==> flow/design.v <==
`timescale 1ns / 1ps
module spi_module
(
    input               I_clk       ,  
    input               I_rst_n     , 
    input               I_tx_en     , 
    input        [15:0]  I_data_in   , 
    output  reg  [7:0]  O_data_out  , 
    input               I_spi_miso  ,  
    output  reg         O_spi_sck   ,  
    output  reg         O_spi_cs    ,  
    output  reg         O_spi_mosi     
);
reg [5:0]   state      ; 
always @(posedge I_clk)
begin
    if(!I_rst_n)
        begin
            state  <=  6'd0    ;
            O_spi_cs    <=  1'b1    ;
            O_spi_sck   <=  1'b0    ;
            O_spi_mosi  <=  1'b0    ;
            O_data_out  <=  8'd0    ;
        end 
    else if(I_tx_en) 
        begin
            if(state==6'd50)
            begin
                state  <=  6'd0                    ; 
            end 
             O_spi_cs    <=  1'b0    ;  
            case(state)
                6'd1, 6'd3 , 6'd5 , 6'd7  , 
                6'd9, 6'd11, 6'd13, 6'd15 ,
                6'd17, 6'd19, 6'd21, 6'd23 ,
                6'd25 , 6'd27, 6'd29, 6'd31 : 
                    begin
                        O_spi_sck   <=  1'b1                ;
                        state  <=  state + 1'b1   ;
                    end
                6'd0:     
                    begin
                        O_spi_mosi  <=  I_data_in[15]        ;
                        O_spi_sck   <=  1'b0                ;
                        state  <=  state + 1'b1   ;          
                    end
                6'd2:     
                    begin
                        O_spi_mosi  <=  I_data_in[14]        ;
                        O_spi_sck   <=  1'b0                ;
                        state  <=  state + 1'b1   ;
                    end
                6'd4:     
                    begin
                        O_spi_mosi  <=  I_data_in[13]        ;
                        O_spi_sck   <=  1'b0                ;
                        state  <=  state + 1'b1   ;
                    end 
                6'd6:     
                    begin
                        O_spi_mosi  <=  I_data_in[12]        ;
                        O_spi_sck   <=  1'b0                ;
                        state  <=  state + 1'b1   ;
                    end 
                6'd8:     
                    begin
                        O_spi_mosi  <=  I_data_in[11]        ;
                        O_spi_sck   <=  1'b0                ;
                        state  <=  state + 1'b1   ;
                    end                            
                6'd10:     
                    begin
                        O_spi_mosi  <=  I_data_in[10]        ;
                        O_spi_sck   <=  1'b0                ;
                        state  <=  state + 1'b1   ;
                    end 
                6'd12:     
                    begin
                        O_spi_mosi  <=  I_data_in[9]        ;
                        O_spi_sck   <=  1'b0                ;
                        state  <=  state + 1'b1   ;
                    end 
                6'd14:     
                    begin
                        O_spi_mosi  <=  I_data_in[8]        ;
                        O_spi_sck   <=  1'b0                ;
                        state  <=  state + 1'b1   ;
                    end
                                   6'd16:     
                                       begin
                                           O_spi_mosi  <=  I_data_in[7]        ;
                                           O_spi_sck   <=  1'b0                ;
                                           state  <=  state + 1'b1   ;
                                       end
                                   6'd18:     
                                       begin
                                           O_spi_mosi  <=  I_data_in[6]        ;
                                           O_spi_sck   <=  1'b0                ;
                                           state  <=  state + 1'b1   ;
                                       end
                                   6'd20:     
                                       begin
                                           O_spi_mosi  <=  I_data_in[5]        ;
                                           O_spi_sck   <=  1'b0                ;
                                           state  <=  state + 1'b1   ;
                                       end 
                                   6'd22:     
                                       begin
                                           O_spi_mosi  <=  I_data_in[4]        ;
                                           O_spi_sck   <=  1'b0                ;
                                           state  <=  state + 1'b1   ;
                                       end 
                                   6'd24:     
                                       begin
                                           O_spi_mosi  <=  I_data_in[3]        ;
                                           O_spi_sck   <=  1'b0                ;
                                           state  <=  state + 1'b1   ;
                                       end                            
                                   6'd26:     
                                       begin
                                           O_spi_mosi  <=  I_data_in[2]        ;
                                           O_spi_sck   <=  1'b0                ;
                                           state  <=  state + 1'b1   ;
                                       end 
                                   6'd28:     
                                       begin
                                           O_spi_mosi  <=  I_data_in[1]        ;
                                           O_spi_sck   <=  1'b0                ;
                                           state  <=  state + 1'b1   ;
                                       end 
                                   6'd30:     
                                       begin
                                           O_spi_mosi  <=  I_data_in[0]        ;
                                           O_spi_sck   <=  1'b0                ;
                                           state  <=  state + 1'b1   ;
                                       end
                6'd32, 6'd34 , 6'd36 , 6'd38  , 
                6'd40, 6'd42, 6'd44, 6'd46, 6'd48 : 
                    begin
                        O_spi_sck  <=  1'b0                ;
                        state  <=  state + 1'b1   ;
                    end
                6'd33:     
                    begin                       
                        O_spi_sck       <=  1'b1                ;
                        state      <=  state + 1'b1   ;
                    end
                6'd35:     
                    begin
                        O_spi_sck       <=  1'b1                ;
                        state      <=  state + 1'b1   ;
                        O_data_out[7]   <=  I_spi_miso          ; 
                    end
                6'd37:     
                    begin
                        O_spi_sck       <=  1'b1                ;
                        state      <=  state + 1'b1   ;
                        O_data_out[6]   <=  I_spi_miso          ; 
                    end 
                6'd39:     
                    begin
                        O_spi_sck       <=  1'b1                ;
                        state      <=  state + 1'b1   ;
                        O_data_out[5]   <=  I_spi_miso          ; 
                    end 
                6'd41:     
                    begin
                        O_spi_sck       <=  1'b1                ;
                        state      <=  state + 1'b1   ;
                        O_data_out[4]   <=  I_spi_miso          ; 
                    end                            
                6'd43:     
                    begin
                        O_spi_sck       <=  1'b1                ;
                        state      <=  state + 1'b1   ;
                        O_data_out[3]   <=  I_spi_miso          ; 
                    end 
                6'd45:     
                    begin
                        O_spi_sck       <=  1'b1                ;
                        state      <=  state + 1'b1   ;
                        O_data_out[2]   <=  I_spi_miso          ; 
                    end 
                6'd47:     
                    begin
                        O_spi_sck       <=  1'b1                ;
                        state      <=  state + 1'b1   ;
                        O_data_out[1]   <=  I_spi_miso          ; 
                    end
                        6'd49:     
                                 begin
                                     O_spi_sck       <=  1'b1                ;
                                     state      <=  state + 1'b1   ;
                                     O_data_out[0]   <=  I_spi_miso          ; 
                                      O_spi_cs<=1'b1;
                                 end
                default:; 
            endcase 
        end    
    else
        begin
            state  <=  6'd0    ;
            O_spi_cs    <=  1'b1    ;
            O_spi_sck   <=  1'b0    ;
            O_spi_mosi  <=  1'b0    ;
            O_data_out  <=  8'd0    ;
        end   
end
endmodule
`timescale 1ns / 1ps
module spi_control(
        clk,
        I_rst_n,
        I_tx_en,
        rst,
        spi_x_out,
        spi_y_out,
        I_spi_miso,
        O_spi_sck,
        O_spi_cs,
        O_spi_mosi
    );
    input clk;
    output reg [3:0]spi_x_out;
    output reg[3:0]spi_y_out;
    input  I_rst_n; 
    input  I_tx_en;
    input  rst; 
    input    I_spi_miso;  
    output  wire         O_spi_sck;  
    output  wire         O_spi_cs  ;  
    output  wire         O_spi_mosi ;    
    wire [7:0]spi_data_out;
    reg [15:0]spi_data_in;
    spi_module spi(
        .I_clk(clk),
        .I_rst_n(I_rst_n), 
        .I_tx_en(I_tx_en), 
        .I_data_in(spi_data_in), 
        .O_data_out(spi_data_out), 
       .I_spi_miso(I_spi_miso) ,  
       .O_spi_sck(O_spi_sck)   ,  
       .O_spi_cs(O_spi_cs)    ,  
       .O_spi_mosi(O_spi_mosi)    
    );
    integer i;
    always@(posedge clk)
    begin
      if(rst)
      begin
        i=0;
        spi_data_in<=16'b0;
        spi_x_out<=4'b0;
        spi_y_out<=4'b0;
      end
      else
      begin
        i=i+1;
        if(i==1)
        begin
            spi_data_in<=16'b0000_1011_0000_1111;
        end
        else if(i==100)
        begin
             spi_y_out<=spi_data_out[3:0];
        end
        else if(i==101)
        begin
            spi_data_in<=16'b0000_1011_0001_0001;
        end
        else if(i==200)
        begin
             spi_x_out<=spi_data_out[3:0];
             i=0;
        end
      end
    end
endmodule
`timescale 1ns / 1ps
module draw_bullet1 #(parameter R=12)(
        clk,
        hcount,
        vcount,
        x,
        y,
        pixel
    );
    input clk;
    input [10:0]hcount;
    input [9:0]vcount;
    output wire [11:0]pixel;
    input [10:0]x;
    input [9:0]y;
    reg[11:0]color;
    always@(posedge clk)
    begin
        if ((hcount-x)*(hcount-x)+(vcount-y)*(vcount-y)<=R*R)
            color<=12'b1111_1111_1111;
        else
            color<=12'b0;
    end
    assign pixel=color;
endmodule
`timescale 1ns / 1ps
module draw_bullet2 #(parameter R=12)(
        clk,
        hcount,
        vcount,
        x,
        y,
        pixel
    );
    input clk;
    input [10:0]hcount;
    input [9:0]vcount;
    output wire [11:0]pixel;
    input [10:0]x;
    input [9:0]y;
    reg[11:0]color;
    always@(posedge clk)
    begin
        if ((hcount-x)*(hcount-x)+(vcount-y)*(vcount-y)<=R*R)
            color<=12'b1111_1111_1111;
        else
            color<=12'b0;
    end
    assign pixel=color;
endmodule
`timescale 1ns / 1ps
module bullet_move #(parameter X=500,Y=500)(
        frame,
        clk,
        rst,
        score,
        x,
        y,
        over
    );
    input frame;
    input clk;
    input rst;
    output reg [15:0]score;  
    output reg [10:0]x;
    output reg [9:0]y;
    input over;
    reg over_reg;
    reg [1:0] v_x;
    reg [1:0] v_y;
    reg sw_x; 
    reg sw_y; 
    always@(posedge clk)
    begin
        if(rst)
        begin
            x<=X;
            y<=Y;
            v_x<=2;
            v_y<=2;
            score<=0;
            sw_x<=0;
            sw_y<=0;
        end
        else if ( frame == 1 &&over==0) 
        begin
                    if(x==2||x==3)begin sw_x<=1;score<=score+1'b1;end
                     else if(x==762||x==761)begin sw_x<=0;score<=score+1'b1;end
                     if(y==36||y==37)begin sw_y<=1;score<=score+1'b1;end
                     else if (y==562||y==561)begin sw_y<=0;score<=score+1'b1;end
              if(sw_x==0)x<=x-v_x;
              else x<=x+v_x;
              if(sw_y==0)y<=y-v_y;
              else y<=y+v_y;
                   if(score[3:0]==10)
                            begin score[3:0]<=0;score[7:4]<=score[7:4]+1;end
                            if(score[7:4]==10)
                            begin score[7:4]<=0;score[11:8]<=score[11:8]+1;end
                            if(score[11:8]==10)
                            begin score[11:8]<=0;score[15:12]<=score[15:12]+1;end
                            if(score[15:12]==10)
                            begin score[11:8]<=0;end      
        end
    end
endmodule
`timescale 1ns / 1ps
module bullet_move2 #(parameter X=200,Y=500)(
        frame,
        clk,
        rst,
        x,
        y
    );
    input frame;
    input clk;
    input rst;
    output reg [10:0]x;
    output reg [9:0]y;
    reg over_reg;
    reg [1:0] v_x;
    reg [1:0] v_y;
    reg sw_x; 
    reg sw_y; 
    reg [3:0]tcount;
    always@(posedge clk)
    begin
         if(rst)
         begin
             sw_x<=0;
             sw_y<=0;
         end
         else
         begin
             if(x<=2)begin sw_x<=1;end
             else if(x>=762)begin sw_x<=0;end
             if(y<=36)begin sw_y<=1;end
             else if (y>=562)begin sw_y<=0;end
         end
    end
    always@(posedge clk)
    begin
        if(rst )
        begin
            x<=X;
            y<=Y;
            v_x<=2;
            v_y<=3;
        end
        else if ( frame == 1 ) 
        begin
              if(sw_x==0)x<=x-v_x;
              else x<=x+v_x;
              if(sw_y==0)y<=y-v_y;
              else y<=y+v_y;
        end
    end
endmodule
`timescale 1ns / 1ps
module draw_player1(
        clk,
        rst,
        frz,
        color_change,
        hcount,
        vcount,
        x,
        y,
        pixel,
        bullet1_x,
        bullet1_y,
        bullet2_x,
        bullet2_y,
        over
    );
    input clk;
    input rst;
    input frz;
    input color_change;
    input [10:0]hcount;
    input [9:0]vcount;
    input [10:0]x;
    input [9:0]y;
    output wire [11:0]pixel;
    input [10:0]bullet1_x;
    input [9:0]bullet1_y;
    input [10:0]bullet2_x;
    input [9:0]bullet2_y;
    output reg over;
    reg [11:0]pixel_reg;
    assign pixel=pixel_reg;
    reg [11:0]color_reg;
    integer R;
    reg [31:0]count;
    always@(posedge clk)
    begin
      if(rst)
      begin
        R<=10;
        count<=0;
        color_reg<=12'b0110_1100_0011;
        over<=0;
      end
      else
      begin
        if(frz)begin color_reg<=12'b0110_1100_0011;over<=0;end
        if(~frz)
         count <=count+1;
         if(count[20]==1&&color_change==0&&R>7)
         begin
            R<=R-2;
            count[20]<=0;
            color_reg<=color_reg+12'b0011_0011_0011;
         end
         if(count[19]==1)
         begin
                count[19] <=0;
                count[20]<=~count[20];
                R<=R+1;
         end
         if(x<2+R||(x+R)>762||(y-R)<36||(y+R)>562||
                  ((x-bullet1_x)*(x-bullet1_x)+(y-bullet1_y)*(y-bullet1_y)<(R+12)*(R+12))
                  ||
                  ((x-bullet2_x)*(x-bullet2_x)+(y-bullet2_y)*(y-bullet2_y)<(R+12)*(R+12))
                  )
         begin over<=1;R<=400;end
         else over<=0;
      end
    end
    always@(posedge clk)
    begin
        if ((hcount-x)*(hcount-x)+(vcount-y)*(vcount-y)<R*R)
        begin
                 pixel_reg<=color_reg;
        end
        else pixel_reg<=12'b0;
    end
endmodule
`timescale 1ns / 1ps
module player1_move #(parameter X = 500, Y = 200)(
    	frame, 
        clk,
        rst,
        frz,
        up,
        down,
        right,
        left,
        x,
        y,
        pattern_select,
        spi_x_out,
        spi_y_out
    );
    input frame;
    input clk;
    input rst;
    input frz;
    input up;
    input down;
    input right;
    input left;
    output reg [10:0]x;
    output reg [9:0]y;
    input pattern_select;
    input [3:0]spi_x_out;
    input [3:0]spi_y_out;
    reg signed [3:0]v_x;
    reg signed [3:0]v_y;
    reg [1:0]xdirect; 
    reg [1:0]ydirect; 
    always@(posedge clk)
    begin
        if ( rst ) 
            begin
                      x<=X;
                      y<=Y;
                      v_x<=1;
                      v_y<=1;
            end
        else if ( frame == 1 ) 
        begin
            if(pattern_select==0)
            begin
               if(left)x<=x-v_x;
               if(right)x<=x+v_x;
               if(up)y<=y-v_y;
               if(down)y<=y+v_y;
            end
            else 
            begin
                if(spi_x_out==1||spi_x_out==2)x<=x-v_x;
                else if(spi_x_out==3||spi_x_out==4)x<=x-2*v_x;
                else if(spi_x_out==4'b1110||spi_x_out==4'b1101)x<=x+v_x;
                else if(spi_x_out==4'b1100||spi_x_out==4'b1011)x<=x+2*v_x;
                if(spi_y_out==1||spi_y_out==2)y<=y+v_y;
                else if(spi_y_out==3||spi_y_out==4)y<=y+2*v_y;
                else if(spi_y_out==4'b1110||spi_y_out==4'b1101)y<=y-v_y;
                else if(spi_y_out==4'b1100||spi_y_out==4'b1011)y<=y-2*v_y;
            end
        end
    end
endmodule
`timescale 1ns / 1ps
module draw_board(
     clk,
     hcount,
     vcount,
     pixel
    );
    input clk;
    input [10:0] hcount;
    input [9:0] vcount;
    output wire [11:0] pixel;
    reg [11:0]pixel_reg;
    assign pixel=pixel_reg;
    always @ (posedge clk)
    begin
        if ( hcount == 0 || vcount == 30 || hcount == 768 || vcount == 568 )
            pixel_reg <= 12'hFFF;
        else
            pixel_reg <= 12'b0;
    end
endmodule
`timescale 1ns / 1ps
module final_out#(parameter WIDTH = 10,   
               HEIGHT = 40)(
    clk,
    rst,
    bullet1,
    bullet2,
    player,
    board,
    final_pixel,
    over,
    hcount,
    vcount
    );
    input clk;
    input rst;
    input [11:0]bullet1;
    input [11:0]bullet2;
    input [11:0]player;
    input [11:0]board;
    input [10:0]hcount;
    input [9:0]vcount;
    input over;
    output reg [11:0]final_pixel;
    reg [11:0]pixel_reg;
    localparam [7:0] x = 120;
    localparam [7:0] y = 245;
    always@(posedge clk)
    begin
        if(rst)begin final_pixel<=0;pixel_reg<=0;end
        else
            if(over==0)
             final_pixel <= board | bullet1 | bullet2 | player;
            else
            begin
                if(over==1)
                  if (
                                    ((hcount >= (x + 5*WIDTH + 3*HEIGHT) && hcount < (x + 6*WIDTH + 3*HEIGHT)) && (vcount >= y && vcount < (y + 2*WIDTH + HEIGHT))) ||  
                                    ((hcount >= (x + 5*WIDTH + 3*HEIGHT) && hcount < (x + 6*WIDTH + 3*HEIGHT)) && (vcount >= (y + 2*WIDTH + HEIGHT) && vcount < (y + 2*WIDTH + 2*HEIGHT))) ||  
                                    ((hcount >= (x + 5*WIDTH + 3*HEIGHT) && hcount < (x + 7*WIDTH + 4*HEIGHT)) && (vcount >= (y + 2*WIDTH + 2*HEIGHT) && vcount < (y + 3*WIDTH + 2*HEIGHT))) ||  
                                    ((hcount >= (x + 8*WIDTH + 4*HEIGHT) && hcount < (x + 10*WIDTH + 5*HEIGHT)) && (vcount >= y && vcount < (y + WIDTH))) ||  
                                    ((hcount >= (x + 8*WIDTH + 4*HEIGHT) && hcount < (x + 9*WIDTH + 4*HEIGHT)) && (vcount >= (y + WIDTH) && vcount < (y + 2*WIDTH + HEIGHT))) ||  
                                    ((hcount >= (x + 8*WIDTH + 4*HEIGHT) && hcount < (x + 9*WIDTH + 4*HEIGHT)) && (vcount >= (y + 2*WIDTH + HEIGHT) && vcount < (y + 2*WIDTH + 2*HEIGHT))) ||  
                                    ((hcount >= (x + 8*WIDTH + 4*HEIGHT) && hcount < (x + 10*WIDTH + 5*HEIGHT)) && (vcount >= (y + 2*WIDTH + 2*HEIGHT) && vcount < (y + 3*WIDTH + 2*HEIGHT))) ||  
                                    ((hcount >= (x + 9*WIDTH + 5*HEIGHT) && hcount < (x + 10*WIDTH + 5*HEIGHT)) && (vcount >= (y + WIDTH) && vcount < (y + 2*WIDTH + HEIGHT))) ||  
                                    ((hcount >= (x + 9*WIDTH + 5*HEIGHT) && hcount < (x + 10*WIDTH + 5*HEIGHT)) && (vcount >= (y + 2*WIDTH + HEIGHT) && vcount < (y + 2*WIDTH + 2*HEIGHT))) || 
                                    ((hcount >= (x + 11*WIDTH + 5*HEIGHT) && hcount < (x + 13*WIDTH + 6*HEIGHT)) && (vcount >= y && vcount < (y + WIDTH))) ||  
                                    ((hcount >= (x + 11*WIDTH + 5*HEIGHT) && hcount < (x + 12*WIDTH + 5*HEIGHT)) && (vcount >= (y + WIDTH) && vcount < (y + WIDTH + HEIGHT))) ||  
                                    ((hcount >= (x + 11*WIDTH + 5*HEIGHT) && hcount < (x + 13*WIDTH + 6*HEIGHT)) && (vcount >= (y + WIDTH + HEIGHT) && vcount < (y + 2*WIDTH + HEIGHT))) ||  
                                    ((hcount >= (x + 12*WIDTH + 6*HEIGHT) && hcount < (x + 13*WIDTH + 6*HEIGHT)) && (vcount >= (y + 2*WIDTH + HEIGHT) && vcount < (y + 2*WIDTH + 2*HEIGHT))) ||  
                                    ((hcount >= (x + 11*WIDTH + 5*HEIGHT) && hcount < (x + 13*WIDTH + 6*HEIGHT)) && (vcount >= (y + 2*WIDTH + 2*HEIGHT) && vcount < (y + 3*WIDTH + 2*HEIGHT))) || 
                                    ((hcount >= (x + 14*WIDTH + 6*HEIGHT) && hcount < (x + 16*WIDTH + 7*HEIGHT)) && (vcount >= y && vcount < (y + WIDTH))) ||  
                                    ((hcount >= (x + 14*WIDTH + 6*HEIGHT + HEIGHT/2) && hcount < (x + 15*WIDTH + 6*HEIGHT + HEIGHT/2)) && (vcount >= y && vcount < (y + 2*WIDTH + HEIGHT))) ||  
                                    ((hcount >= (x + 14*WIDTH + 6*HEIGHT + HEIGHT/2) && hcount < (x + 15*WIDTH + 6*HEIGHT + HEIGHT/2)) && (vcount >= (y + 2*WIDTH + HEIGHT) && vcount < (y + 3*WIDTH + 2*HEIGHT))) 
                                   )
                                   pixel_reg <= 12'h0FF;
                               else 
                                   pixel_reg <= 12'b0;
                  final_pixel<=pixel_reg;     
       end
    end
endmodule
`timescale 1ns / 1ps
module vga(
        clk, 
		rst,
		frz,
		color_change,
		score2,
		vsync,
		hsync,
		VGA_R,
		VGA_G,
		VGA_B,
		up,
		down,
		right,
		left,
		pattern_select,
		over,
		spi_x_out,
		spi_y_out
    );
    input clk; 
    input rst;
    input frz;
    input color_change;
    output vsync;
    output hsync;
    output [3:0] VGA_R;
    output [3:0] VGA_G;
    output [3:0] VGA_B;
    input up;
    input down;
    input right;
    input left;
    wire [15:0]score;
    output wire [15:0]score2;
    input pattern_select;
    input [3:0]spi_x_out;
    input [3:0]spi_y_out;
    wire [11:0]pixel;
    wire [10:0] bullet1_x;
    wire [9:0] bullet1_y;
    wire[11:0]bullet1_pixel;
    wire [10:0] bullet2_x;
    wire [9:0] bullet2_y;
    wire[11:0]bullet2_pixel;
    wire [10:0]player_x;
    wire  [9:0]player_y;
    wire[11:0]player_pixel;
    wire [11:0]board_pixel;
    output wire over;
    reg	 vs;
    reg hs;
    reg [10:0] hcount;
    reg [9:0] vcount;
    reg [9:0] counter;
    reg frame;
    wire hsyncon;
    wire hsyncoff;
    wire hreset;
    wire vclk;
    assign hsyncon = (hcount == 855);
    assign hsyncoff = (hcount == 975);
    assign hreset = (hcount == 1039);
    wire vsyncon,vsyncoff,vreset;
    assign vsyncon = hreset & (vcount == 636);
    assign vsyncoff = hreset & (vcount == 642);
    assign vreset = hreset & (vcount == 665);
    assign vclk = 1'b1;
    always @(posedge clk) 
    begin
        if (rst == 1)  
        begin
            hcount <= 0;
            vcount <= 0;
            vs <= 1;
            hs <= 1;
            counter <= 0;
            frame <= 0;
        end
        else 
        begin
            if ( vclk == 1 ) 
            begin
                hcount <= hreset ? 0 : hcount + 1; 
                hs <= hsyncon ? 0 : hsyncoff ? 1 : hs;   
                vcount <= hreset ? (vreset ? 0 : vcount + 1) : vcount; 
                vs <= vsyncon ? 0 : vsyncoff ? 1 : vs;   
                if ( vs == 0 )
                    counter <= counter + 1;
                if ( counter ==  30 &&  frz == 0)    
                begin
                    counter <= 0;
                    frame <= 1;
                end
                else
                    frame <= 0;
            end
        end
    end
    draw_bullet1 bullet1(
        .clk(clk),
        .hcount(hcount),
        .vcount(vcount),
        .x(bullet1_x),
        .y(bullet1_y),
        .pixel(bullet1_pixel)
    );
    bullet_move movebullet1(
         .frame(frame),
         .clk(clk),
         .rst(rst),
         .score(score2),
         .x(bullet1_x),
         .y(bullet1_y),
         .over(over)
    );
    draw_bullet2 bullet2(
        .clk(clk),
        .hcount(hcount),
        .vcount(vcount),
        .x(bullet2_x),
        .y(bullet2_y),
        .pixel(bullet2_pixel)
    );
    bullet_move2 movebullet2(
         .frame(frame),
         .clk(clk),
         .rst(rst),
         .x(bullet2_x),
         .y(bullet2_y)
    );
    draw_player1 player(
        .clk(clk),
        .rst(rst),
        .frz(frz),
        .hcount(hcount),
        .vcount(vcount),
        .x(player_x),
        .y(player_y),
        .color_change(color_change),
        .pixel(player_pixel),
        .bullet1_x(bullet1_x),
        .bullet1_y(bullet1_y),
        .bullet2_x(bullet2_x),
        .bullet2_y(bullet2_y),
        .over(over)
    );
    player1_move moveplayer1(
    	.frame(frame), 
        .clk(clk),
        .rst(rst),
        .frz(frz),
	    .up(up),
        .down(down),
        .right(right),
        .left(left),
        .x(player_x),
        .y(player_y),
        .pattern_select(pattern_select),
        .spi_x_out(spi_x_out),
        .spi_y_out(spi_y_out)
    );
    draw_board board1(
        .clk(clk),
        .hcount(hcount),
        .vcount(vcount),
        .pixel(board_pixel)
    );
    final_out finalout(
        .clk(clk),
        .rst(rst),
        .bullet1(bullet1_pixel),
        .bullet2(bullet2_pixel),
        .player(player_pixel),
        .board(board_pixel),
        .final_pixel(pixel),
        .over(over),
		.hcount(hcount),
        .vcount(vcount)
    );
    assign VGA_R=pixel[11:8];
    assign VGA_G=pixel[7:4];
    assign VGA_B=pixel[3:0];
    assign vsync = ~vs;
    assign hsync = ~hs;
endmodule
`timescale 1ns / 1ps
module seg_display(
        clk,
        rst,
        seven_seg,
        sel,
        over,
        idata
    );
    input clk;
    input rst;
    input[15:0]idata;
    output [7:0]seven_seg;
    output [7:0]sel;
    input over;
    reg [31:0] count;
    reg [7:0]seg_reg;
    reg[7:0]sel_reg;
    reg [3:0]disp_data;
    assign seven_seg=seg_reg;
    assign sel=sel_reg;
    always@(posedge clk)
    begin
         if(rst)
                count <=0;
         else
         begin
         count <=count+1;
         if(count==500000)
                count <=1;
         end
    end
    always@(*)    
             begin
                 case(count[13:11])
                 3'b000:disp_data<=idata[3:0];
                 3'b001:disp_data<=idata[7:4];
                 3'b010:disp_data<=idata[11:8];
                 3'b011:disp_data<=idata[15:12];             
                 default:disp_data<=4'b1111;
                 endcase
    end 
    always@(*)
    begin
            case(disp_data)
            4'h0: seg_reg=8'hc0;
            4'h1: seg_reg=8'hf9;
            4'h2: seg_reg=8'ha4;
            4'h3: seg_reg=8'hb0;
            4'h4: seg_reg=8'h99;
            4'h5: seg_reg=8'h92;
            4'h6: seg_reg=8'h82;
            4'h7: seg_reg=8'hf8;
            4'h8: seg_reg=8'h80;
            4'h9: seg_reg=8'h90;
            default:seg_reg<=8'hff;
            endcase
    end
    always@(*)
           begin
               case(count[13:11])
               3'b000:sel_reg<=8'b1111_1110;
               3'b001:sel_reg<=8'b1111_1101;
               3'b010:sel_reg<=8'b1111_1011;
               3'b011:sel_reg<=8'b1111_0111;
               3'b100:sel_reg<=8'b1110_1111;
               3'b101:sel_reg<=8'b1101_1111;
               3'b110:sel_reg<=8'b1011_1111;
               3'b111:sel_reg<=8'b0111_1111;
               endcase
     end
endmodule
`timescale 1ns / 1ps
module top_logic(  
		clk,
		rst,
		frz,
		level,
		Dout,
		vsync,
		hsync,
		VGA_R,
		VGA_G,
		VGA_B,
		BTNU,
		BTND,
		BTNL,
		BTNR,
        seven_seg,
        sel,
        pattern_select,
         I_spi_miso,
         O_spi_sck,
         O_spi_cs,
         O_spi_mosi
);
	input clk;
    input rst;
    input frz;
    input [4:0]level;
    input Dout;
    output vsync;
    output hsync;
    output [3:0] VGA_R;
    output [3:0] VGA_G;
    output [3:0] VGA_B;
    input BTNU;
    input BTND;
    input BTNR;
    input BTNL;
    output [7:0]seven_seg;
    output [7:0] sel;
    wire left;
    wire right;
    wire up;
    wire down;
    assign left=BTNL;
    assign right=BTNR;
    assign up=BTNU;
    assign down=BTND;
    input    I_spi_miso;  
    output  wire         O_spi_sck;  
    output  wire         O_spi_cs  ;  
    output  wire         O_spi_mosi ;    
    input pattern_select;
    wire [3:0]spi_x_out;
    wire [3:0]spi_y_out;
    wire [15:0]score;
    wire over;
   spi_control spi(
                .clk(clk),
                .I_rst_n(!rst),
                .I_tx_en(1'b1),
                .rst(rst),
                .spi_x_out(spi_x_out),
                .spi_y_out(spi_y_out),
                .I_spi_miso(I_spi_miso),
                .O_spi_sck(O_spi_sck),
                .O_spi_cs(O_spi_cs),
                .O_spi_mosi(O_spi_mosi)
    );
    vga VGA( 
			 .clk(clk),
			 .rst(rst),
			 .frz(~frz),
			 .color_change(Dout),
			 .score2(score),
			 .vsync(vsync),
			 .hsync(hsync),
			 .VGA_R(VGA_R),
			 .VGA_G(VGA_G),
			 .VGA_B(VGA_B),
			 .up(up),
			 .down(down),
			 .right(right),
			 .left(left),
			 .pattern_select(pattern_select),
			 .over(over),
			 .spi_x_out(spi_x_out),
			 .spi_y_out(spi_y_out)
	);
    seg_display seg(
            .clk(clk),
            .seven_seg(seven_seg),
            .sel(sel),
            .rst(rst),
            .over(over),
            .idata(score)
    );
endmodule
# Tool chain data of top_logic
# What the tools print for top_logic, step after step.
# Line numbers count from 1 in the design file above.
# Library cell names are shortened.
# Not given: -
# inputs
design,top_logic
clock,clk
cell_library,sky130hd
corner,tt_025C_1v80

# Word level
# Yosys after proc, flatten, opt, wreduce and memory -nomap, before mapping. Print and check cells are not counted. Equal cells are merged and count once.
# Yosys's memory passes give these memory sizes; they may raise the number of words (mostly to a power of two), join words into wider ones and drop unused or constant bits.
# op_classes
reduce_and_logical,119
n_addsub,50
n_logic,15
equal,100
n_cmp,39
n_mul,12
n_mux,84
# op_table
operator,n
multiplier 32 x 32 -> 32 bit,4
multiplier 11 x 11 -> 22 bit,5
multiplier 12 x 12 -> 24 bit,3
2-to-1 mux 32 bit,6
equality test 6 bit with constant B,19
2-to-1 mux 12 bit,9
2-to-1 mux 10 bit,10
2-to-1 mux 11 bit,9
less-than comparator 32 bit,3
equality test 6 x 5 -> 1 bit with constant B,16
2-to-1 mux 4 bit,23
adder 24 x 22 -> 25 bit,3
>= comparator 11 x 9 -> 1 bit with constant B,6
less-than comparator 11 x 9 -> 1 bit with constant B,6
adder 32 x 1 -> 32 bit with constant B,2
greater-than comparator 32 x 10 -> 1 bit with constant B,2
adder 32 x 2 -> 32 bit with constant B,2
adder 32 bit,2
less-or-equal comparator 32 x 8 -> 1 bit with constant B,2
equality test 32 x 8 -> 1 bit with constant B,2
equality test 10 bit with constant B,6
subtractor 11 x 11 -> 12 bit,5
subtractor 10 x 10 -> 11 bit,5
equality test 11 x 10 -> 1 bit with constant B,5
OR reduction 25 bit,2
OR reduction 50 bit,1
equality test 4 bit with constant B,12
equality test 6 x 4 -> 1 bit with constant B,8
# Other operator kinds: 75; their cells: 241.
# word_totals
inputBits,15
romBits,176
clocked_rd_ports_x_width,8
mem_count,2
ff_bits,359
elab_cells,470
output_inout_bits,33
# memory_table
name,words,word_bits,rd,write_ports,line,text
(name not given),16,7,1,0,895,case(disp_data)
(name not given),8,8,1,0,911,case(count[13:11])

# Logic depth
# Depth = most cells in a row (Yosys ltp): at word level without a register or memory, in the mapped netlist without a sequential cell, where the memories' decode and read muxes count.
# depth
ltp_word,20
abc_area,1
depth_mapped,70
depth_no_buf,69

# Synthesis result
# Yosys stat after the flow's synthesis: flattened, memories mapped to cells. It holds for the ABC_AREA given above (unset counts as 0); a run with the other value may have another netlist.
# Totals and module areas in this step are rounded.
# mapped
n_buf,232
flip_flops,304
synth_area_um2,113000
stdcells,14146
seq_area_um2,6090
# by_type
cell,n,area_total_um2
fa_1,2361,4.73E+04
inv_1,4028,1.51E+04
ha_1,1125,14076
nand2_1,1959,7.35E+03
dfxtp_1,304,6.09E+03
nor2_1,1412,5.3E+03
xor2_1,344,3012.89
a21oi_1,579,2.9E+03
nand3_1,364,1.82E+03
xnor2_1,208,1.82E+03
o21ai_0,355,1.78E+03
nor3_1,151,755.725
nand4_1,114,713.184
clkbuf_1,163,611.837
or2_2,80,500.48
nor4_1,53,331.568
o211ai_1,42,315.302
a31oi_1,41,256.496
# Not listed: further types 50, cells in them 463.

# Worst setup path after synthesis
# Path of least setup slack by OpenSTA after synthesis, without wires, with an ideal clock, recovery checks aside; 20% of the period is set as input and as output delay. Where synthesis merged equal registers, the netlist keeps one of their names.
# synth_timing
path_kind,register to register
startpoint,register VGA.vcount[0]
endpoint,register VGA.bullet2.color[10]
setup_slack_ns,6.997
t_required_ns,19.930
t_arrival_ns,12.934
stages,62
launch_ns,0.000
n_path_buf,2
delay_ns,13.004
tclk_ns,20.0
setup_time_ns,0.070
synth_period_reached_ns,13.003
# "delay_ns" is the arrival time less input delay plus setup time.
# "stages": output pins that drive a net of the path, with the launching flip-flop's if there is one; two outputs of one cell count as two.
# "synth_period_reached_ns" = period - worst setup slack (recovery checks aside). The figure is calculated, with input and output delays left at 20% of the set period.
# Between the ends stands the longest chain of elaborated cells between them, by number of cells; it is not shown to be the way that was timed. Of several equally long chains one is given.
# Each line given opens the expression or statement behind the cell; cells for indexed reads and writes are added by Yosys, which also makes memories of some case tables.
# synth_between
cell_sequence,dfxtp_1 inv_1 clkbuf_1 ha_1 fa_1 o211a_1 nor2_1 o21ai_0 nand2_1 nand2_1 nand2_1 a21oi_1 inv_1 clkbuf_1 nor2_1 fa_1 inv_1 fa_1 (+26 left out) fa_1 inv_1 fa_1 fa_1 inv_1 fa_1 inv_1 ha_1 a21oi_1 o21ai_0 a221oi_1 nand2_1 nand2_1 nand2_1 nand3b_1 nor2_1 nand3_1 a21oi_1
elab_chain_len,5
cone_cells,5
lines_between,1
cone_classes,2 x add/sub; 1 x mul; 1 x compare; 1 x mux
# synth_lines
element,line,text
from (decl),718,reg [9:0] vcount;
from (assign),738,vcount <= 0;
from (assign),750,vcount <= hreset ? (vreset ? 0 : vcount + 1) : vcount;
subtractor 10 x 10 -> 11 bit,322,if ((hcount-x)*(hcount-x)+(vcount-y)*(vcount-y)<=R*R)
multiplier 11 x 11 -> 22 bit,322,
adder 32 bit,322,
less-or-equal comparator 32 x 8 -> 1 bit,322,
2-to-1 mux 12 bit,322,
to (assign),323,color<=12'b1111_1111_1111;
to (assign),325,color<=12'b0;
to (decl),319,reg[11:0]color;

# Worst path after layout
# Path of least setup slack in the final report of flow run A (OpenROAD, finished layout, wires in). Where an end is a register, its clock arrival counts in the times.
# layout_timing
path_kind,register to register
startpoint,register VGA.movebullet2.y[1]
endpoint,register VGA.bullet2.color[10]
setup_time_ns,0.06
n_path_buf,0
t_arrival_ns,15.18
setup_slack_ns,5.36
launch_ns,0.62
stages,60
tclk_ns,20.0
t_required_ns,20.54
# Between the ends stands the longest chain of elaborated cells between them, by number of cells; it is not shown to be the way that was timed. Of several equally long chains one is given.
# A register here has more assigning lines than the two given.
# layout_between
cell_sequence,dfxtp_1 inv_1 ha_1 nand3_1 nand2_1 a21oi_1 o21bai_1 a21oi_1 o21bai_1 nand2_1 nand2_1 a21oi_1 or2_2 nand2_1 nor2_1 fa_1 inv_1 fa_1 (+24 left out) fa_1 fa_1 fa_1 fa_1 inv_1 fa_1 inv_1 ha_1 a21oi_1 o21ai_0 a31oi_1 nand3_1 a21oi_1 xor2_1 nand3_1 nor2_1 nand3_1 a21oi_1
elab_chain_len,5
cone_cells,5
lines_between,1
cone_classes,2 x add/sub; 1 x mul; 1 x compare; 1 x mux
# layout_lines
element,line,text
from (decl),396,output reg [9:0]y;
from (assign),431,if(sw_y==0)y<=y-v_y;
from (assign),432,else y<=y+v_y;
subtractor 10 x 10 -> 11 bit,322,if ((hcount-x)*(hcount-x)+(vcount-y)*(vcount-y)<=R*R)
multiplier 11 x 11 -> 22 bit,322,
adder 32 bit,322,
less-or-equal comparator 32 x 8 -> 1 bit,322,
2-to-1 mux 12 bit,322,
to (assign),323,color<=12'b1111_1111_1111;
to (assign),325,color<=12'b0;
to (decl),319,reg[11:0]color;

Record of 4 stored runs of the RTL-to-layout flow on top_logic, platform sky130hd. The runs are unordered. Constraints: input delay and output delay 20% of the set period each, output load 0.01 pF.
Values from the reports are rounded here.

Flow run A, flow files:
==> flow/run.sh <==
#!/bin/bash
# the make line also repeats the synthesis and layout settings of config.mk as NAME=value (left out here)
make -C /OpenROAD-flow-scripts/flow DESIGN_CONFIG=/design/flow/config.mk WORK_HOME=/design/flow/orfs CLKGATE_MAP_FILE= finish
==> flow/config.mk <==
export PLATFORM = sky130hd
export DESIGN_NAME = top_logic
export DESIGN_NICKNAME = top_logic
export VERILOG_FILES = /design/flow/design.v
export SDC_FILE = /design/flow/constraint.sdc
export NUM_CORES = 4
export LEC_CHECK = 0
export ABC_AREA = 1
export CAP_MARGIN = 20
export CELL_PAD_IN_SITES_GLOBAL_PLACEMENT = 1
export CORE_MARGIN = 8
export CORE_UTILIZATION = 58
export PLACE_DENSITY_LB_ADDON = 0.05
export SETUP_SLACK_MARGIN = -0.55
export SLEW_MARGIN = 20
==> flow/constraint.sdc <==
create_clock -name core_clock -period 20.0 [get_ports {clk}]
set_input_delay 4.0000 -clock core_clock [delete_from_list [all_inputs] [get_ports {clk}]]
set_output_delay 4.0000 -clock core_clock [all_outputs]
set_load 0.01 [all_outputs]

==> results of flow run A, as CSV <==
result,value
synth_chip_area_um2,113000
total_negative_slack_ns,0.000
final_stdcell_area_um2,118000
final_hold_ws_ns,0.453
finish.utilization_pct,60.7
dieArea_um2,210000
fin_ws_ns,5.36

Flow run B, flow files:
==> flow/run.sh <==
#!/bin/bash
# the make line also repeats the synthesis and layout settings of config.mk as NAME=value (left out here)
make -C /OpenROAD-flow-scripts/flow DESIGN_CONFIG=/design/flow/config.mk WORK_HOME=/design/flow/orfs CLKGATE_MAP_FILE= finish
==> flow/config.mk <==
export PLATFORM = sky130hd
export DESIGN_NAME = top_logic
export DESIGN_NICKNAME = top_logic
export VERILOG_FILES = /design/flow/design.v
export SDC_FILE = /design/flow/constraint.sdc
export NUM_CORES = 4
export LEC_CHECK = 0
export CAP_MARGIN = 20
export CORE_MARGIN = 2
export CORE_UTILIZATION = 40
export SETUP_SLACK_MARGIN = 4.52
export SLEW_MARGIN = 20
==> flow/constraint.sdc <==
create_clock -name core_clock -period 16.9 [get_ports {clk}]
set_input_delay 3.3800 -clock core_clock [delete_from_list [all_inputs] [get_ports {clk}]]
set_output_delay 3.3800 -clock core_clock [all_outputs]
set_load 0.01 [all_outputs]

==> results of flow run B, as CSV <==
result,value
synth_chip_area_um2,108000
total_negative_slack_ns,0.000
final_stdcell_area_um2,117000
final_hold_ws_ns,0.439
finish.utilization_pct,43.4
dieArea_um2,274000
fin_ws_ns,3.29

Flow run C, flow files:
==> flow/run.sh <==
#!/bin/bash
# the make line also repeats the synthesis and layout settings of config.mk as NAME=value (left out here)
make -C /OpenROAD-flow-scripts/flow DESIGN_CONFIG=/design/flow/config.mk WORK_HOME=/design/flow/orfs CLKGATE_MAP_FILE= finish
==> flow/config.mk <==
export PLATFORM = sky130hd
export DESIGN_NAME = top_logic
export DESIGN_NICKNAME = top_logic
export VERILOG_FILES = /design/flow/design.v
export SDC_FILE = /design/flow/constraint.sdc
export NUM_CORES = 4
export LEC_CHECK = 0
export ABC_AREA = 1
export CAP_MARGIN = 20
export CELL_PAD_IN_SITES_GLOBAL_PLACEMENT = 1
export CORE_MARGIN = 4
export CORE_UTILIZATION = 15
export CTS_CLUSTER_DIAMETER = 328
export GPL_ROUTABILITY_DRIVEN = 0
export PLACE_DENSITY_LB_ADDON = 0.05
export SETUP_SLACK_MARGIN = -0.55
export SLEW_MARGIN = 20
export TNS_END_PERCENT = 5
==> flow/constraint.sdc <==
create_clock -name core_clock -period 20.0 [get_ports {clk}]
set_input_delay 4.0000 -clock core_clock [delete_from_list [all_inputs] [get_ports {clk}]]
set_output_delay 4.0000 -clock core_clock [all_outputs]
set_load 0.01 [all_outputs]

==> results of flow run C, as CSV <==
result,value
synth_chip_area_um2,113000
total_negative_slack_ns,0.000
final_stdcell_area_um2,129000
final_hold_ws_ns,0.447
finish.utilization_pct,17.1
dieArea_um2,769000
fin_ws_ns,4.59

Flow run D, flow files:
==> flow/run.sh <==
#!/bin/bash
# the make line also repeats the synthesis and layout settings of config.mk as NAME=value (left out here)
make -C /OpenROAD-flow-scripts/flow DESIGN_CONFIG=/design/flow/config.mk WORK_HOME=/design/flow/orfs CLKGATE_MAP_FILE= finish
==> flow/config.mk <==
export PLATFORM = sky130hd
export DESIGN_NAME = top_logic
export DESIGN_NICKNAME = top_logic
export VERILOG_FILES = /design/flow/design.v
export SDC_FILE = /design/flow/constraint.sdc
export NUM_CORES = 4
export LEC_CHECK = 0
export CAP_MARGIN = 35
export CORE_MARGIN = 9
export CORE_UTILIZATION = 16
export GPL_TIMING_DRIVEN = 1
export HOLD_SLACK_MARGIN = -0.06
export MIN_ROUTING_LAYER = met1
export PLACE_DENSITY = 0.46
export SETUP_SLACK_MARGIN = 0.99
export SLEW_MARGIN = 20
export TNS_END_PERCENT = 55
==> flow/constraint.sdc <==
create_clock -name core_clock -period 13.6 [get_ports {clk}]
set_input_delay 2.7200 -clock core_clock [delete_from_list [all_inputs] [get_ports {clk}]]
set_output_delay 2.7200 -clock core_clock [all_outputs]
set_load 0.01 [all_outputs]

==> results of flow run D, as CSV <==
result,value
synth_chip_area_um2,108000
total_negative_slack_ns,-0.083
final_stdcell_area_um2,125000
final_hold_ws_ns,0.447
finish.utilization_pct,18.7
dieArea_um2,705000
fin_ws_ns,-0.083
